==> flow/design.v <==
module Adder (
    in1,
    in2,
    out
);
  parameter width = 32;
  input [width - 1:0] in1, in2;
  output [width - 1:0] out;
  assign out = in1 + in2;
endmodule
module MUX (
    in0,
    in1,
    sel,
    out
);
  parameter width = 32;
  input [width - 1:0] in0, in1;
  input sel;
  output [width - 1:0] out;
  assign out = sel ? in1 : in0;
endmodule
module register (
    clk,
    rst,
    en,
    in,
    out
);
  parameter width = 32;
  input clk, rst, en;
  input [width - 1:0] in;
  output reg [width - 1:0] out;
  always @(posedge clk) begin
    if (rst) out <= 0;
    else if (en) out <= in;
  end
endmodule
module status_reg (
    clk,
    rst,
    en,
    in,
    out
);
  input clk, rst, en;
  input [3:0] in;
  output reg [3:0] out;
  always @(negedge clk) begin
    if (rst) out <= 0;
    else if (en) out <= in;
  end
endmodule
module RegisterFile (
    input clk,
    rst,
    input [3:0] src1,
    src2,
    Dest_wb,
    input [31:0] Result_WB,
    input writeBackEn,
    output [31:0] reg1,
    reg2
);
  reg [31:0] reg_file[0:15];
  integer i;
  always @(negedge clk) begin
    if (rst) begin
      for (i = 0; i < 16; i = i + 1) begin
        reg_file[i] <= i;
      end
    end else if (writeBackEn) begin
      reg_file[Dest_wb] <= Result_WB;
    end
  end
  assign reg1 = reg_file[src1];
  assign reg2 = reg_file[src2];
endmodule
module Condition_Check (
    input [3:0] cond,
    SR,
    output reg flag
);
  wire N, Z, C, V;
  assign N = SR[3];
  assign Z = SR[2];
  assign C = SR[1];
  assign V = SR[0];
  parameter [3:0] EQ = 4'd0, NE = 4'd1, CS_HS = 4'd2, CC_LO = 4'd3, MI = 4'd4, 
                PL = 4'd5, VS = 4'd6, VC = 4'd7, HI = 4'd8, LS = 4'd9, 
                GE = 4'd10, LT = 4'd11, GT = 4'd12, LE = 4'd13, AL = 4'd14;
  always @(cond, SR, N, Z, C, V) begin
    flag = 1;
    case (cond)
      EQ: flag = Z;
      NE: flag = ~Z;
      CS_HS: flag = C;
      CC_LO: flag = ~C;
      MI: flag = N;
      PL: flag = ~N;
      VS: flag = V;
      VC: flag = ~V;
      HI: flag = C & (~Z);
      LS: flag = (~C) & Z;
      GE: flag = N == V;
      LT: flag = N != V;
      GT: flag = (~Z) & (N == V);
      LE: flag = Z | (N != V);
      AL: flag = 1;
      default: flag = 1;
    endcase
  end
endmodule
module ControlUnit (
    input [3:0] OP_Code,
    input [1:0] Mode,
    input S_in,
    I_in,
    output reg [3:0] EXE_CMD,
    output reg WB_EN,
    MEM_R_EN,
    MEM_W_EN,
    B_out,
    S_out
);
  parameter [3:0] NOP = 4'd0, MOV = 4'd1, MVN = 4'd2, ADD = 4'd3, ADC = 4'd4, SUB = 4'd5, SBC = 4'd6,
                    AND = 4'd7, ORR = 4'd8, EOR = 4'd9, CMP = 4'd10, TST = 4'd11, LDR = 4'd12, STR = 4'd13, B = 4'd14;
  reg [3:0] operation;
  always @(Mode, OP_Code, S_in, I_in) begin
    operation = NOP;
    S_out = 1'b0;
    case (Mode)
      2'b00: begin
        S_out = S_in;
        case (OP_Code)
          4'b1101: operation = MOV;
          4'b1111: operation = MVN;
          4'b0100: operation = ADD;
          4'b0101: operation = ADC;
          4'b0010: operation = SUB;
          4'b0110: operation = SBC;
          4'b0000: operation = AND;
          4'b1100: operation = ORR;
          4'b0001: operation = EOR;
          4'b1010: operation = CMP;
          4'b1000: operation = TST;
          default: operation = NOP;
        endcase
      end
      2'b01: begin
        case (OP_Code)
          4'b0100: begin
            if (S_in) operation = LDR;
            else operation = STR;
          end
          default: operation = NOP;
        endcase
      end
      2'b10: begin
        if (I_in) operation = B;
        else operation = NOP;
      end
      default: operation = NOP;
    endcase
  end
  always @(operation, S_in) begin
    EXE_CMD = 4'd0;
    WB_EN = 1'b0;
    MEM_R_EN = 1'b0;
    MEM_W_EN = 1'b0;
    B_out = 1'b0;
    case (operation)
      NOP: begin
        EXE_CMD = 4'b0110;
      end
      MOV: begin
        EXE_CMD = 4'b0001;
        WB_EN   = 1'b1;
      end
      MVN: begin
        EXE_CMD = 4'b1001;
        WB_EN   = 1'b1;
      end
      ADD: begin
        EXE_CMD = 4'b0010;
        WB_EN   = 1'b1;
      end
      ADC: begin
        EXE_CMD = 4'b0011;
        WB_EN   = 1'b1;
      end
      SUB: begin
        EXE_CMD = 4'b0100;
        WB_EN   = 1'b1;
      end
      SBC: begin
        EXE_CMD = 4'b0101;
        WB_EN   = 1'b1;
      end
      AND: begin
        EXE_CMD = 4'b0110;
        WB_EN   = 1'b1;
      end
      ORR: begin
        EXE_CMD = 4'b0111;
        WB_EN   = 1'b1;
      end
      EOR: begin
        EXE_CMD = 4'b1000;
        WB_EN   = 1'b1;
      end
      CMP: begin
        EXE_CMD = 4'b0100;
      end
      TST: begin
        EXE_CMD = 4'b0110;
      end
      LDR: begin
        EXE_CMD = 4'b0010;
        MEM_R_EN = 1'b1;
        WB_EN = 1'b1;
      end
      STR: begin
        EXE_CMD  = 4'b0010;
        MEM_W_EN = 1'b1;
      end
      B: begin
        B_out = 1'b1;
      end
    endcase
  end
endmodule
module IF_Stage (
    input clk,
    rst,
    freeze,
    Branch_Taken,
    input [31:0] Branch_Address,
    output [31:0] PC,
    Instruction,
    output [31:0] imem_addr,
    input [31:0] imem_data
);
  wire en;
  assign en = ~freeze;
  wire [31:0] mux_out, pc_out, adder_out, instruction_memory_out;
  register pc (
      clk,
      rst,
      en,
      mux_out,
      pc_out
  );
  MUX mux (
      adder_out,
      Branch_Address,
      Branch_Taken,
      mux_out
  );
  Adder adder (
      32'd4,
      pc_out,
      adder_out
  );
  assign PC = adder_out;
  assign imem_addr = pc_out;
  assign Instruction = imem_data;
endmodule
module IF_Stage_Reg (
    input clk,
    rst,
    freeze,
    flush,
    input [31:0] PC_in,
    Instruction_in,
    output reg [31:0] PC,
    instructions
);
  wire en;
  assign en = ~freeze;
  always @(posedge clk) begin
    if (flush) begin
      PC <= 0;
      instructions <= 0;
    end else if (rst) begin
      PC <= 0;
      instructions <= 0;
    end else if (en) begin
      PC <= PC_in;
      instructions <= Instruction_in;
    end
  end
endmodule
module ID_Stage (
    input clk,
    rst,
    input [31:0] Instruction,
    input [31:0] Result_WB,
    input writeBackEN,
    input [3:0] Dest_wb,
    input hazard,
    input [3:0] SR,
    output WB_EN,
    MEM_R_EN,
    MEM_W_EN,
    B,
    S,
    output [3:0] EXE_CMD,
    output [31:0] Val_Rn,
    Val_Rm,
    output imm,
    output [11:0] Shift_operand,
    output [23:0] Signed_imm_24,
    output [3:0] Dest,
    output [3:0] src1,
    src2,
    output Two_src
);
  wire [3:0] cond, OPCode, Rn, Rm, Rd, rotate_imm, immed_8, CU_EXE_CMD;
  wire [1:0] OPC_mode;
  wire OPC_S, CU_B, CU_S, CU_WB_EN, CU_MEM_R_EN, CU_MEM_W_EN, cond_flag, zero_sel, not_cond_flag;
  assign cond = Instruction[31:28];
  assign OPC_mode = Instruction[27:26];
  assign imm = Instruction[25];
  assign OPCode = Instruction[24:21];
  assign OPC_S = Instruction[20];
  assign Rn = Instruction[19:16];
  assign Rd = Instruction[15:12];
  assign not_cond_flag = ~cond_flag;
  assign zero_sel = not_cond_flag | hazard;
  assign Two_src = (~imm) | MEM_W_EN;
  assign src1 = Rn;
  assign src2 = Rm;
  assign Dest = Instruction[15:12];
  assign Signed_imm_24 = Instruction[23:0];
  assign Shift_operand = Instruction[11:0];
  assign Rm = MEM_W_EN ? Rd : Instruction[3:0];
  assign {EXE_CMD, WB_EN, MEM_R_EN, MEM_W_EN, B, S} = zero_sel ? 9'b0: 
         {CU_EXE_CMD, CU_WB_EN, CU_MEM_R_EN, CU_MEM_W_EN, CU_B, CU_S};
  Condition_Check condition_check (
      cond,
      SR,
      cond_flag
  );
  RegisterFile register_file (
      clk,
      rst,
      Rn,
      Rm,
      Dest_wb,
      Result_WB,
      writeBackEN,
      Val_Rn,
      Val_Rm
  );
  ControlUnit control_unit (
      OPCode,
      OPC_mode,
      OPC_S,
      imm,
      CU_EXE_CMD,
      CU_WB_EN,
      CU_MEM_R_EN,
      CU_MEM_W_EN,
      CU_B,
      CU_S
  );
endmodule
module ID_Stage_Reg (
    input clk,
    rst, freeze,
    flush,
    WB_EN_IN,
    MEM_R_EN_IN,
    MEM_W_EN_IN,
    B_IN,
    S_IN,
    input [3:0] EXE_CMD_IN,
    SR_IN,   
    input [31:0] PC_IN,
    Val_Rn_IN,
    Val_Rm_IN,
    input imm_IN,
    input [11:0] Shift_operand_IN,
    input [23:0] Signed_imm_24_IN,
    input [3:0] Dest_IN,
    Src1_IN,
    Src2_IN,
    output reg WB_EN,
    MEM_R_EN,
    MEM_W_EN,
    B,
    S,
    output reg [3:0] EXE_CMD,
    output reg [31:0] PC,
    Val_Rn,
    Val_Rm,
    output reg imm,
    output reg [11:0] Shift_operand,
    output reg [23:0] Signed_imm_24,
    output reg [3:0] Dest,
    Src1,
    Src2,
    SR_OUT   
);
  always @(posedge clk) begin
    if (flush) begin
      WB_EN <= 0;
      MEM_R_EN <= 0;
      MEM_W_EN <= 0;
      B <= 0;
      S <= 0;
      EXE_CMD <= 0;
      PC <= 0;
      Val_Rn <= 0;
      Val_Rm <= 0;
      imm <= 0;
      Shift_operand <= 0;
      Signed_imm_24 <= 0;
      Dest <= 0;
      Src1 <= 0;
      Src2 <= 0;
      SR_OUT <= 0;
    end else if (rst | flush) begin
      WB_EN <= 0;
      MEM_R_EN <= 0;
      MEM_W_EN <= 0;
      B <= 0;
      S <= 0;
      EXE_CMD <= 0;
      PC <= 0;
      Val_Rn <= 0;
      Val_Rm <= 0;
      imm <= 0;
      Shift_operand <= 0;
      Signed_imm_24 <= 0;
      Dest <= 0;
      Src1 <= 0;
      Src2 <= 0;
      SR_OUT <= 0;
    end else if (~freeze) begin
      WB_EN <= WB_EN_IN;
      MEM_R_EN <= MEM_R_EN_IN;
      MEM_W_EN <= MEM_W_EN_IN;
      B <= B_IN;
      S <= S_IN;
      EXE_CMD <= EXE_CMD_IN;
      PC <= PC_IN;
      Val_Rn <= Val_Rn_IN;
      Val_Rm <= Val_Rm_IN;
      imm <= imm_IN;
      Shift_operand <= Shift_operand_IN;
      Signed_imm_24 <= Signed_imm_24_IN;
      Dest <= Dest_IN;
      Src1 <= Src1_IN;
      Src2 <= Src2_IN;
      SR_OUT <= SR_IN;
    end
  end
endmodule
module Val2Generator (
    input I,
    bypass_rm,
    input [31:0] Val_Rm,
    input [11:0] Shift_operand,
    output reg [31:0] out
);
  parameter [1:0] LSL = 2'b00, LSR = 2'b01, ASR = 2'b10, ROR = 2'b11;
  wire [ 4:0] shift_imm;
  wire [ 1:0] shift;
  wire [ 3:0] rotate_imm;
  wire [ 7:0] immed_8;
  reg  [31:0] shift_buffer;
  assign immed_8 = Shift_operand[7:0];
  assign rotate_imm = Shift_operand[11:8];
  assign shift_imm = Shift_operand[11:7];
  assign shift = Shift_operand[6:5];
  always @(bypass_rm, I, shift, Val_Rm, shift_imm, immed_8, Shift_operand, rotate_imm) begin
    shift_buffer = 0;
    case (bypass_rm)   
      1'b0:
      case (I)
        1'b0: begin
          case (shift)
            LSL: out = Val_Rm << shift_imm;
            LSR: out = Val_Rm >> shift_imm;
            ASR: out = Val_Rm >>> shift_imm;
            ROR: out = Val_Rm << shift_imm | Val_Rm >> 5 - shift_imm;   
          endcase
        end
        1'b1: begin
          shift_buffer = {24'd0, immed_8};
          out = shift_buffer >> (rotate_imm << 1) | shift_buffer << (32 - (rotate_imm << 1));
        end
        default: out = 32'b0;
      endcase
      1'b1: out = {20'b0, Shift_operand};
    endcase
  end
endmodule
module ALU (
    input signed [31:0] in1,
    in2,
    input [3:0] EXE_CMD,
    input C,
    output [3:0] Status_bit,
    output reg signed [31:0] result
);
  parameter [3:0] MOV = 4'b001, MVN = 4'b1001, ADD_LDR_STR = 4'b0010, ADC = 4'b0011, SUB_CMP = 4'b0100, SBC = 4'b0101,
                    AND_TST = 4'b0110, ORR = 4'b0111, EOR = 4'b1000, TST = 4'b0110;
  reg N, Z, Co, V;
  assign Status_bit = {N, Z, Co, V};
  always @(in1, in2, C, EXE_CMD) begin
    N  = 1'b0;
    Z  = 1'b0;
    Co = 1'b0;
    V  = 1'b0;
    case (EXE_CMD)
      MOV:    result = in2;
      MVN:    result = ~in2;
      ADD_LDR_STR:    begin
                {Co,result} = in1 + in2;
                if(in1 > 0 & in2 > 0 & result < 0)
                    V = 1'b1;
                else if(in1 < 0 & in2 < 0 & result > 0)
                    V = 1'b1;
                else if(in1 > 0 & in2 < 0 & result > in1)
                    V = 1'b1;
                else if(in1 < 0 & in2 > 0 & result < in1)
                    V = 1'b1;
            end
      ADC:    begin
                {Co,result} = in1 + in2 + C;
                if(in1 > 0 & in2 > 0 & result < 0)
                    V = 1'b1;
                else if(in1 < 0 & in2 < 0 & result > 0)
                    V = 1'b1;
                else if(in1 > 0 & in2 < 0 & result > in1)
                    V = 1'b1;
                else if(in1 < 0 & in2 > 0 & result < in1)
                    V = 1'b1;
            end
      SUB_CMP:    begin
                result = in1 - in2;
                if(in1 > 0 & in2 < 0 & result < 0)
                    V = 1'b1;
                else if(in1 < 0 & in2 > 0 & result > 0)
                    V = 1'b1;
                else if(in1 > 0 & in2 > 0 & result > in1)
                    V = 1'b1;
                else if (in1 < 0 & in2 < 0 & result < in1)
                    V = 1'b1;
            end
      SBC:    begin
                result = in1 - in2 - (C);
                if(in1 > 0 & in2 < 0 & result < 0)
                    V = 1'b1;
                else if(in1 < 0 & in2 > 0 & result > 0)
                    V = 1'b1;
                else if(in1 > 0 & in2 > 0 & result > in1)
                    V = 1'b1;
                else if (in1 < 0 & in2 < 0 & result < in1)
                    V = 1'b1;
            end
      AND_TST:    result = in1 & in2;
      ORR:    result = in1 | in2;
      EOR:    result = in1 ^ in2;
      default: result = 32'b0;
    endcase
    if (result == 0) Z = 1'b1;
    if (result < 0) N = 1'b1;
  end
endmodule
module EXE_Stage (
    input         clk,
    input  [ 3:0] EXE_CMD,
    input         MEM_R_EN,
    MEM_W_EN,
    input  [31:0] PC,
    Val_Rn,
    Val_Rm,
    ALU_res_in,
    WB_data,   
    input         imm,
    input  [11:0] Shift_operand,
    input  [23:0] Signed_imm_24,
    input  [ 3:0] SR,
    input  [ 1:0] sel_src1,
    sel_src2,   
    output [31:0] ALU_result,
    mux2_out,   
    Br_addr,
    output [ 3:0] status
);
  wire bypass_rm;
  wire [31:0] val2, extended_imm, shifted_imm, mux1_out;
  assign extended_imm = {
    Signed_imm_24[23],
    Signed_imm_24[23],
    Signed_imm_24[23],
    Signed_imm_24[23],
    Signed_imm_24[23],
    Signed_imm_24[23],
    Signed_imm_24[23],
    Signed_imm_24[23],
    Signed_imm_24
  };
  assign shifted_imm = extended_imm << 2;
  assign bypass_rm = MEM_W_EN | MEM_R_EN;
  assign mux1_out = (sel_src1 == 2'b00) ? Val_Rn :   
      (sel_src1 == 2'b01) ? ALU_res_in : (sel_src1 == 2'b10) ? WB_data : Val_Rn;
  assign mux2_out = (sel_src2 == 2'b00) ? Val_Rm :
                    (sel_src2 == 2'b01) ? ALU_res_in :
                    (sel_src2 == 2'b10) ? WB_data :
                    Val_Rm;
  Val2Generator v2gen (
      imm,
      bypass_rm,
      mux2_out,
      Shift_operand,
      val2
  );
  ALU alu (
      mux1_out,
      val2,
      EXE_CMD,
      SR[1],
      status,
      ALU_result
  );
  Adder pc_adder (
      PC,
      shifted_imm,
      Br_addr
  );
endmodule
module EXE_Stage_Reg (
    input clk,
    rst,
    freeze,
    WB_EN_IN,
    MEM_R_EN_IN,
    MEM_W_EN_IN,
    input [31:0] ALU_result_inp,
    ST_val_in,
    input [3:0] Dest_in,
    output reg WB_EN,
    MEM_R_EN,
    MEM_W_EN,
    output reg [31:0] ALU_result,
    Val_Rm,
    output reg [3:0] Dest
);
  always @(posedge clk) begin
    if (rst) {WB_EN, MEM_R_EN, MEM_W_EN, ALU_result, Val_Rm, Dest} <= 71'b0;
    else if (~freeze) begin
      WB_EN <= WB_EN_IN;
      MEM_R_EN <= MEM_R_EN_IN;
      MEM_W_EN <= MEM_W_EN_IN;
      ALU_result <= ALU_result_inp;
      Val_Rm <= ST_val_in;
      Dest <= Dest_in;
    end
  end
endmodule
module Sram_Controller (
    input clk,
    rst,
    wr_en,
    rd_en,
    input [31:0] address,
    writeData,
    output [31:0] readData,
    output ready,
    input [15:0] SRAM_DQ_I,
    output [15:0] SRAM_DQ_O,
    output reg [17:0] SRAM_ADDR,
    output reg SRAM_WE_N
);
  parameter [3:0] idle = 0, writeState0 = 1, writeState1 = 2, readState0 = 3, readState1 = 4, readState2 = 5, readState3 = 6, readState4 = 7;
  reg [3:0] ns, ps;
  reg [15:0] readLSB;
  reg [31:0] res;
  always @* begin
    ns = idle;
    case (ps)
      idle: begin
        if (~wr_en & ~rd_en) ns = idle;
        else if (wr_en) ns = writeState0;
        else ns = readState0;
      end
      writeState0: ns = writeState1;
      writeState1: ns = idle;
      readState0: ns = readState1;
      readState1: ns = readState2;
      readState2: ns = readState3;
      readState3: ns = readState4;
      readState4: ns = idle;
      default: ns = idle;
    endcase
  end
  always @(ps, address) begin
    SRAM_ADDR = 18'b0;
    SRAM_WE_N = 1'b1;
    case (ps)
      writeState0: begin
        SRAM_ADDR = {address[18:2], 1'b0};
        SRAM_WE_N = 1'b0;
      end
      writeState1: begin
        SRAM_ADDR = {address[18:2], 1'b1};
        SRAM_WE_N = 1'b0;
      end
      readState0: begin
        SRAM_ADDR = {address[18:2], 1'b0};
      end
      readState1: begin
        SRAM_ADDR = {address[18:2], 1'b0};
      end
      readState2: begin
        SRAM_ADDR = {address[18:2], 1'b1};
      end
      readState3: begin
        SRAM_ADDR = {address[18:2], 1'b1};
      end
      default: begin
      end
    endcase
  end
  always @(posedge clk) begin
    if (ps == readState1) readLSB <= SRAM_DQ_I;
    if (ps == readState3) res <= {SRAM_DQ_I, readLSB};
  end
  always @(posedge clk) begin
    if (rst) ps <= idle;
    else ps <= ns;
  end
  assign ready = (ns == idle) ? 1'b1 : 1'b0;
  assign readData = res;
  assign SRAM_DQ_O = (ps == writeState1) ? writeData[31:16] : writeData[15:0];
endmodule
module MEM_reg (
    input clk,
    rst,
    freeze,
    WB_en_in,
    MEM_R_en_in,
    input [31:0] ALU_result_in,
    Mem_read_value_in,
    input [3:0] Dest_in,
    output reg WB_en,
    MEM_R_en,
    output reg [31:0] ALU_result,
    Mem_read_value,
    output reg [3:0] Dest
);
  always @(posedge clk) begin
    if (rst) {WB_en, MEM_R_en, ALU_result, Mem_read_value, Dest} <= 70'b0;
    else if (~freeze) begin
      Dest <= Dest_in;
      Mem_read_value <= Mem_read_value_in;
      ALU_result <= ALU_result_in;
      MEM_R_en <= MEM_R_en_in;
      WB_en <= WB_en_in;
    end
  end
endmodule
module WB_Stage (
    input [31:0] ALU_result,
    MEM_result,
    input MEM_R_en,
    output [31:0] out
);
  assign out = MEM_R_en ? MEM_result : ALU_result;
endmodule
module Hazard_Detection_Unit (
    input [3:0] src1,
    src2,
    Exe_Dest,
    input Exe_WB_EN,
    processor_mode,
    input [3:0] Mem_Dest,
    input Mem_WB_EN,
    output reg Hazard_Detected
);
  always @(src1, src2, Exe_WB_EN, Mem_Dest, Mem_WB_EN, Exe_Dest, processor_mode) begin
    Hazard_Detected = 1'b0;
    if (~processor_mode) begin
      if ((Exe_WB_EN & (src1 == Exe_Dest))|
          (Mem_WB_EN & (src1 == Mem_Dest))|
          (Exe_WB_EN & (src2 == Exe_Dest))|
          (Mem_WB_EN & (src2 == Mem_Dest)))
        Hazard_Detected = 1'b1;
    end
  end
endmodule
module Forwarding_Unit (
    input [3:0] WB_dest,
    Mem_Dest,
    src1,
    src2,
    input WB_en,
    Mem_WB_en,
    processor_mode,
    output reg [1:0] sel_src1,
    sel_src2
);
  always @(*) begin
    sel_src1 = 2'd0;
    sel_src2 = 2'd0;
    if (processor_mode) begin
      if (Mem_WB_en) begin
        if (src1 == Mem_Dest) sel_src1 = 2'd1;
        if (src2 == Mem_Dest) sel_src2 = 2'd1;
      end
      if (WB_en) begin
        if (src1 == WB_dest) sel_src1 = 2'd2;
        if (src2 == WB_dest) sel_src2 = 2'd2;
      end
    end
  end
endmodule
module ARM (
    input clk,
    input rst,
    output [31:0] imem_addr,
    input [31:0] imem_data,
    output [17:0] SRAM_ADDR,
    output [15:0] SRAM_DQ_O,
    input [15:0] SRAM_DQ_I,
    output SRAM_WE_N
);
  wire [17:0] SW;
  assign SW = {16'b0, 1'b1, rst};
  wire freeze, flush;
  wire writeBackEN_ID, hazard, WB_EN_ID_Stage,MEM_R_EN_ID_Stage, 
		MEM_W_EN_ID_Stage,B_ID_Stage,S_ID_Stage,imm_ID_Stage, 
		Two_src_ID_Stage, imm_ID_Reg, WB_EN_ID_Reg, MEM_W_EN_ID_Reg,
		MEM_R_EN_ID_Reg, B_ID_Reg, S_ID_Reg;
  wire [31:0] PC_IF_Stage, Inst_IF_Stage, Inst_IF_Reg, 
				Val_Rn_ID_Stage, Val_Rm_ID_Stage, PC_IF_Reg, 
			    PC_ID_Reg, Val_Rn_ID_Reg, Val_Rm_ID_Reg;
  wire [31:0] Result_WB, Mem_res_feedback;
  wire [3:0] Des_wb;
  wire [3:0] EXE_CMD_ID_Stage,EXE_CMD_ID_Reg, Dest_ID_Stage, src1_ID_Stage, src2_ID_Stage, dest_ID_Reg;
  wire [23:0] Signed_imm_24_ID_Stage, Signed_imm_24_ID_Reg;
  wire [11:0] Shift_operand, Shift_operand_ID_Reg;
  wire [3:0] SR, Status_bit;
  wire [31:0] ALU_result_EXE_Reg, Val_Rm_EXE_Reg;
  wire [31:0] MEM_result_MEM_Stage;
  wire [3:0] dest_EXE_Reg, src1_ID_Reg, src2_ID_Reg;
  wire WB_EN_EXE_Reg, MEM_R_EN_EXE_Reg, MEM_W_EN_EXE_Reg, processor_mode;
  wire [31:0] ALU_result_EXE_Stage, Br_addr, Val_Rm_EXE_Stage;
  wire [3:0] status, SR_ID_Reg;
  wire [1:0] fw_sel_src1, fw_sel_src2;
  assign processor_mode = SW[1];
  assign hazard = freeze;
  assign flush = 1'b0;
  assign Mem_res_feedback = MEM_R_EN_EXE_Reg ? MEM_result_MEM_Stage : ALU_result_EXE_Reg;
  wire slow_clk;
  wire Sram_Busy;
  assign slow_clk = clk;
  IF_Stage fetch (
      slow_clk,
      SW[0],
      (freeze | ~Sram_Busy),
      B_ID_Reg,
      Br_addr,
      PC_IF_Stage,
      Inst_IF_Stage,
      imem_addr,
      imem_data
  );
  IF_Stage_Reg if_reg (
      slow_clk,
      SW[0],
      (freeze | ~Sram_Busy),
      flush,
      PC_IF_Stage,
      Inst_IF_Stage,
      PC_IF_Reg,
      Inst_IF_Reg
  );
  ID_Stage decode (
      slow_clk,
      SW[0],
      Inst_IF_Reg,
      Result_WB,
      writeBackEN_ID,
      Des_wb,
      hazard,
      SR,
      WB_EN_ID_Stage,
      MEM_R_EN_ID_Stage,
      MEM_W_EN_ID_Stage,
      B_ID_Stage,
      S_ID_Stage,
      EXE_CMD_ID_Stage,
      Val_Rn_ID_Stage,
      Val_Rm_ID_Stage,
      imm_ID_Stage,
      Shift_operand,
      Signed_imm_24_ID_Stage,
      Dest_ID_Stage,
      src1_ID_Stage,
      src2_ID_Stage,
      Two_src_ID_Stage
  );
  ID_Stage_Reg id_reg (
      slow_clk,
      SW[0],
      (~Sram_Busy),
      flush,
      WB_EN_ID_Stage,
      MEM_R_EN_ID_Stage,
      MEM_W_EN_ID_Stage,
      B_ID_Stage,
      S_ID_Stage,
      EXE_CMD_ID_Stage,
      SR,
      PC_IF_Reg,
      Val_Rn_ID_Stage,
      Val_Rm_ID_Stage,
      imm_ID_Stage,
      Shift_operand,
      Signed_imm_24_ID_Stage,
      Dest_ID_Stage,
      src1_ID_Stage,
      src2_ID_Stage,
      WB_EN_ID_Reg,
      MEM_R_EN_ID_Reg,
      MEM_W_EN_ID_Reg,
      B_ID_Reg,
      S_ID_Reg,
      EXE_CMD_ID_Reg,
      PC_ID_Reg,
      Val_Rn_ID_Reg,
      Val_Rm_ID_Reg,
      imm_ID_Reg,
      Shift_operand_ID_Reg,
      Signed_imm_24_ID_Reg,
      dest_ID_Reg,
      src1_ID_Reg,
      src2_ID_Reg,
      SR_ID_Reg
  );
  status_reg Status_Register (
      slow_clk,
      SW[0],
      S_ID_Reg,
      Status_bit,
      SR
  );
  EXE_Stage execute (
      slow_clk,
      EXE_CMD_ID_Reg,
      MEM_R_EN_ID_Reg,
      MEM_W_EN_ID_Reg,
      PC_ID_Reg,
      Val_Rn_ID_Reg,
      Val_Rm_ID_Reg,
      Mem_res_feedback,
      Result_WB,
      imm_ID_Reg,
      Shift_operand_ID_Reg,
      Signed_imm_24_ID_Reg,
      SR_ID_Reg,
      fw_sel_src1,
      fw_sel_src2,
      ALU_result_EXE_Stage,
      Val_Rm_EXE_Stage,
      Br_addr,
      Status_bit
  );
  EXE_Stage_Reg EX_Reg (
      slow_clk,
      SW[0],
      (~Sram_Busy),
      WB_EN_ID_Reg,
      MEM_R_EN_ID_Reg,
      MEM_W_EN_ID_Reg,
      ALU_result_EXE_Stage,
      Val_Rm_EXE_Stage,
      dest_ID_Reg,
      WB_EN_EXE_Reg,
      MEM_R_EN_EXE_Reg,
      MEM_W_EN_EXE_Reg,
      ALU_result_EXE_Reg,
      Val_Rm_EXE_Reg,
      dest_EXE_Reg
  );
  wire MEM_R_en_MEM_Reg;
  wire [31:0] ALU_result_MEM_Reg, Mem_read_value_MEM_Reg;
  MEM_reg mem_reg (
      slow_clk,
      SW[0],
      (~Sram_Busy),
      (~Sram_Busy) ? (1'b0) : (WB_EN_EXE_Reg),
      MEM_R_EN_EXE_Reg,
      ALU_result_EXE_Reg,
      MEM_result_MEM_Stage,
      dest_EXE_Reg,
      writeBackEN_ID,
      MEM_R_en_MEM_Reg,
      ALU_result_MEM_Reg,
      Mem_read_value_MEM_Reg,
      Des_wb
  );
  WB_Stage wb_stage (
      ALU_result_MEM_Reg,
      Mem_read_value_MEM_Reg,
      MEM_R_en_MEM_Reg,
      Result_WB
  );
  Hazard_Detection_Unit hdu (
      src1_ID_Stage,
      src2_ID_Stage,
      dest_ID_Reg,
      WB_EN_ID_Reg,
      processor_mode,
      dest_EXE_Reg,
      WB_EN_EXE_Reg,
      freeze
  );
  Forwarding_Unit fwu (
      Des_wb,
      dest_EXE_Reg,
      src1_ID_Reg,
      src2_ID_Reg,
      writeBackEN_ID,
      WB_EN_EXE_Reg,
      processor_mode,
      fw_sel_src1,
      fw_sel_src2
  );
  Sram_Controller SC (
      slow_clk,
      SW[0],
      MEM_W_EN_EXE_Reg,
      MEM_R_EN_EXE_Reg,
      ALU_result_EXE_Reg,
      Val_Rm_EXE_Reg,
      MEM_result_MEM_Stage,
      Sram_Busy,
      SRAM_DQ_I,
      SRAM_DQ_O,
      SRAM_ADDR,
      SRAM_WE_N
  );
endmodule
# == Reports on ARM ==
# Tool output for the design above, in the order of the flow.
# Line numbers count from 1 in the design file above.
# Library cell names are shortened.
# Not given: n/a
# inputs
top_module,ARM
clk_port,clk
lib,sky130hd
pvt_corner,tt_025C_1v80

# == Elaborated design ==
# Source: Yosys, flattened and elaborated, memories not mapped. Widths are those after wreduce. Print and check cells do not count.
# Memory sizes are those after Yosys's memory passes, which may raise the word count (mostly to a power of two), join words into wider ones and drop unused or constant bits.
# bits
register_bits,385
in_bits,50
word_cells,232
output_inout_bits,67
ram_bits,512
memories,3
romBits,192
# memory_table
name,size,width,line_no,text
decode.register_file.reg_file,16,32,65,reg [31:0] reg_file[0:15];
(name not given),16,8,172,case (operation)
(name not given),16,4,135,case (OP_Code)
# classes
n_mux,65
logic,40
reduce_logical,11
n_shift,6
cmp,21
eq_ne,44
add_sub_neg,10
# ops
operator,n
32-bit two-way mux,11
32-bit case mux with 9-bit select,1
32-bit by 1-bit < comparator with 1-bit output (second input constant),7
32-bit by 1-bit greater-than comparator with 1-bit output (second input constant),6
32-bit greater-than comparator,4
32-bit < comparator,4
32-bit case mux with 4-bit select,1
32-bit case mux with 2-bit select,2
32-bit bitwise OR,3
32-bit by 32-bit adder with 33-bit output,2
32-bit subtractor,2
4-bit by 3-bit equality test with 1-bit output (second input constant),12
18-bit case mux with 2-bit select,1
33-bit by 1-bit adder with 33-bit output,1
3-bit by 32-bit adder with 32-bit output (first input constant),1
32-bit by 1-bit subtractor with 32-bit output,1
32-bit adder,1
32-bit AND,1
32-bit bitwise XOR,1
32-bit by 32-bit right shift with 32-bit output,1
32-bit by 5-bit left shift with 32-bit output,1
32-bit by 5-bit right shift with 32-bit output,1
32-bit by 5-bit >>> shifter with 32-bit output,1
32-bit NOT,1
32-bit logical NOT,1
4-bit equality test (second input constant),8
8-bit by 32-bit left shift with 32-bit output,1
8-bit by 4-bit right shift with 32-bit output,1
# Other operator kinds: 26; their cells: 119.

# == Longest topological paths ==
# Depth = most cells in a row (Yosys ltp): at word level without a register or memory, in the mapped netlist without a sequential cell, where the memories' decode and read muxes count.
# logic_depth
depth_word,23
abc_area,0
depth_mapped,47
mapped_depth_nobuf,39

# == Synthesis result ==
# Source: synth_stat.txt of the flow (Yosys; design flattened, memories mapped). It holds for the ABC_AREA given above (unset counts as 0); a run with the other value may have another netlist.
# The area totals of this step are shown rounded.
# synth_totals
buf_cells,547
synth_area_um2,66000
seq_area_um2,25000
ffs,948
stdcells,6978
# types
cell,n,type_area_um2
edfxtp_1,560,1.68E+04
mux4_2,368,8.29E+03
dfxtp_1,388,7767.45
ha_1,319,3.99E+03
nor2_1,1020,3.83E+03
nand2_1,792,2.97E+03
a21oi_1,536,2.68E+03
clkbuf_1,441,1.66E+03
mux2i_1,162,1.62E+03
a211oi_1,193,1448.89
xnor2_1,146,1.28E+03
o21ai_0,199,995.955
inv_1,199,746.966
a21o_1,91,683.155
nand3_1,131,655.629
nor3_1,127,635.61
a311oi_1,64,560.538
nor4_1,76,475.456
# Not listed: further types 83, cells in them 1166.
# By module: a second synthesis without flattening, with its own total; a netlist apart from the flattened one above.
# unflattened
hier_cells,7032
area_unflattened_um2,73000
# Rows give one instance, submodules left out.
# modules
module,seq_area_um2,area_um2,n_inst,cells
RegisterFile,15000,27000,1,1695
ALU,0.0,13000,1,1896
Val2Generator,0.0,7300,1,969
ID_Stage_Reg,3200,5700,1,511
Adder,0.0,1700,2,248
EXE_Stage_Reg,1400,2500,1,229
MEM_reg,1400,2500,1,226
IF_Stage_Reg,1300,2300,1,207
EXE_Stage,0.0,2200,1,216
Sram_Controller,1600,2100,1,109
register,640,1200,1,103
ARM,0.0,570,1,41
MUX,0.0,540,1,36
WB_Stage,0.0,540,1,36
# Further modules, not shown: 7.

# Measured results for ARM: 5 stored runs of the Yosys and OpenROAD flow on sky130hd. The settings differ; the order carries no meaning. The constraints put input and output delay at 20% of the set period each and load the outputs with 0.01 pF.
# Values from the reports are rounded here.
# Among the settings, . means not set for that run.
# A result given as . is not shown for that run.
name,run 1,run 2,run 3,run 4,run 5
CORE_UTILIZATION,40,40,40,40,40
PLACE_DENSITY,0.6,0.6,.,0.6,0.6
SETUP_SLACK_MARGIN,0.4,4.12,.,0.4,0.4
period_ns,24.4,20.5,21.0,21.0,21.0
CAP_MARGIN,20,20,30,15,15
CORE_MARGIN,2,2,2,2,2
SLEW_MARGIN,20,20,0,20,20
CELL_PAD_IN_SITES_DETAIL_PLACEMENT,.,.,2,2,.
HOLD_SLACK_MARGIN,.,.,0.07,0.17,.
ABC_AREA,.,.,.,1,1
CORE_ASPECT_RATIO,.,.,.,1.38,1.38
CTS_CLUSTER_DIAMETER,.,.,.,396,.
CTS_CLUSTER_SIZE,.,.,.,65,65
GPL_ROUTABILITY_DRIVEN,.,.,.,0,0
GPL_TIMING_DRIVEN,.,.,.,1,1
post_synth_area_um2,66000,66000,.,.,65000
final_die_area_um2,170000,170000,.,.,170000
post_route_util_frac,0.47,0.52,.,.,0.45
ws_setup_ns,1.3,1.4,.,.,0.82
tns_setup_ns,0.000,0.000,.,.,0.000
holdWs_ns,0.38,0.35,.,.,0.42
# Run 3: no final report: routing broke off with GRT-0116
# Run 4: no final report: routing broke off with GRT-0116
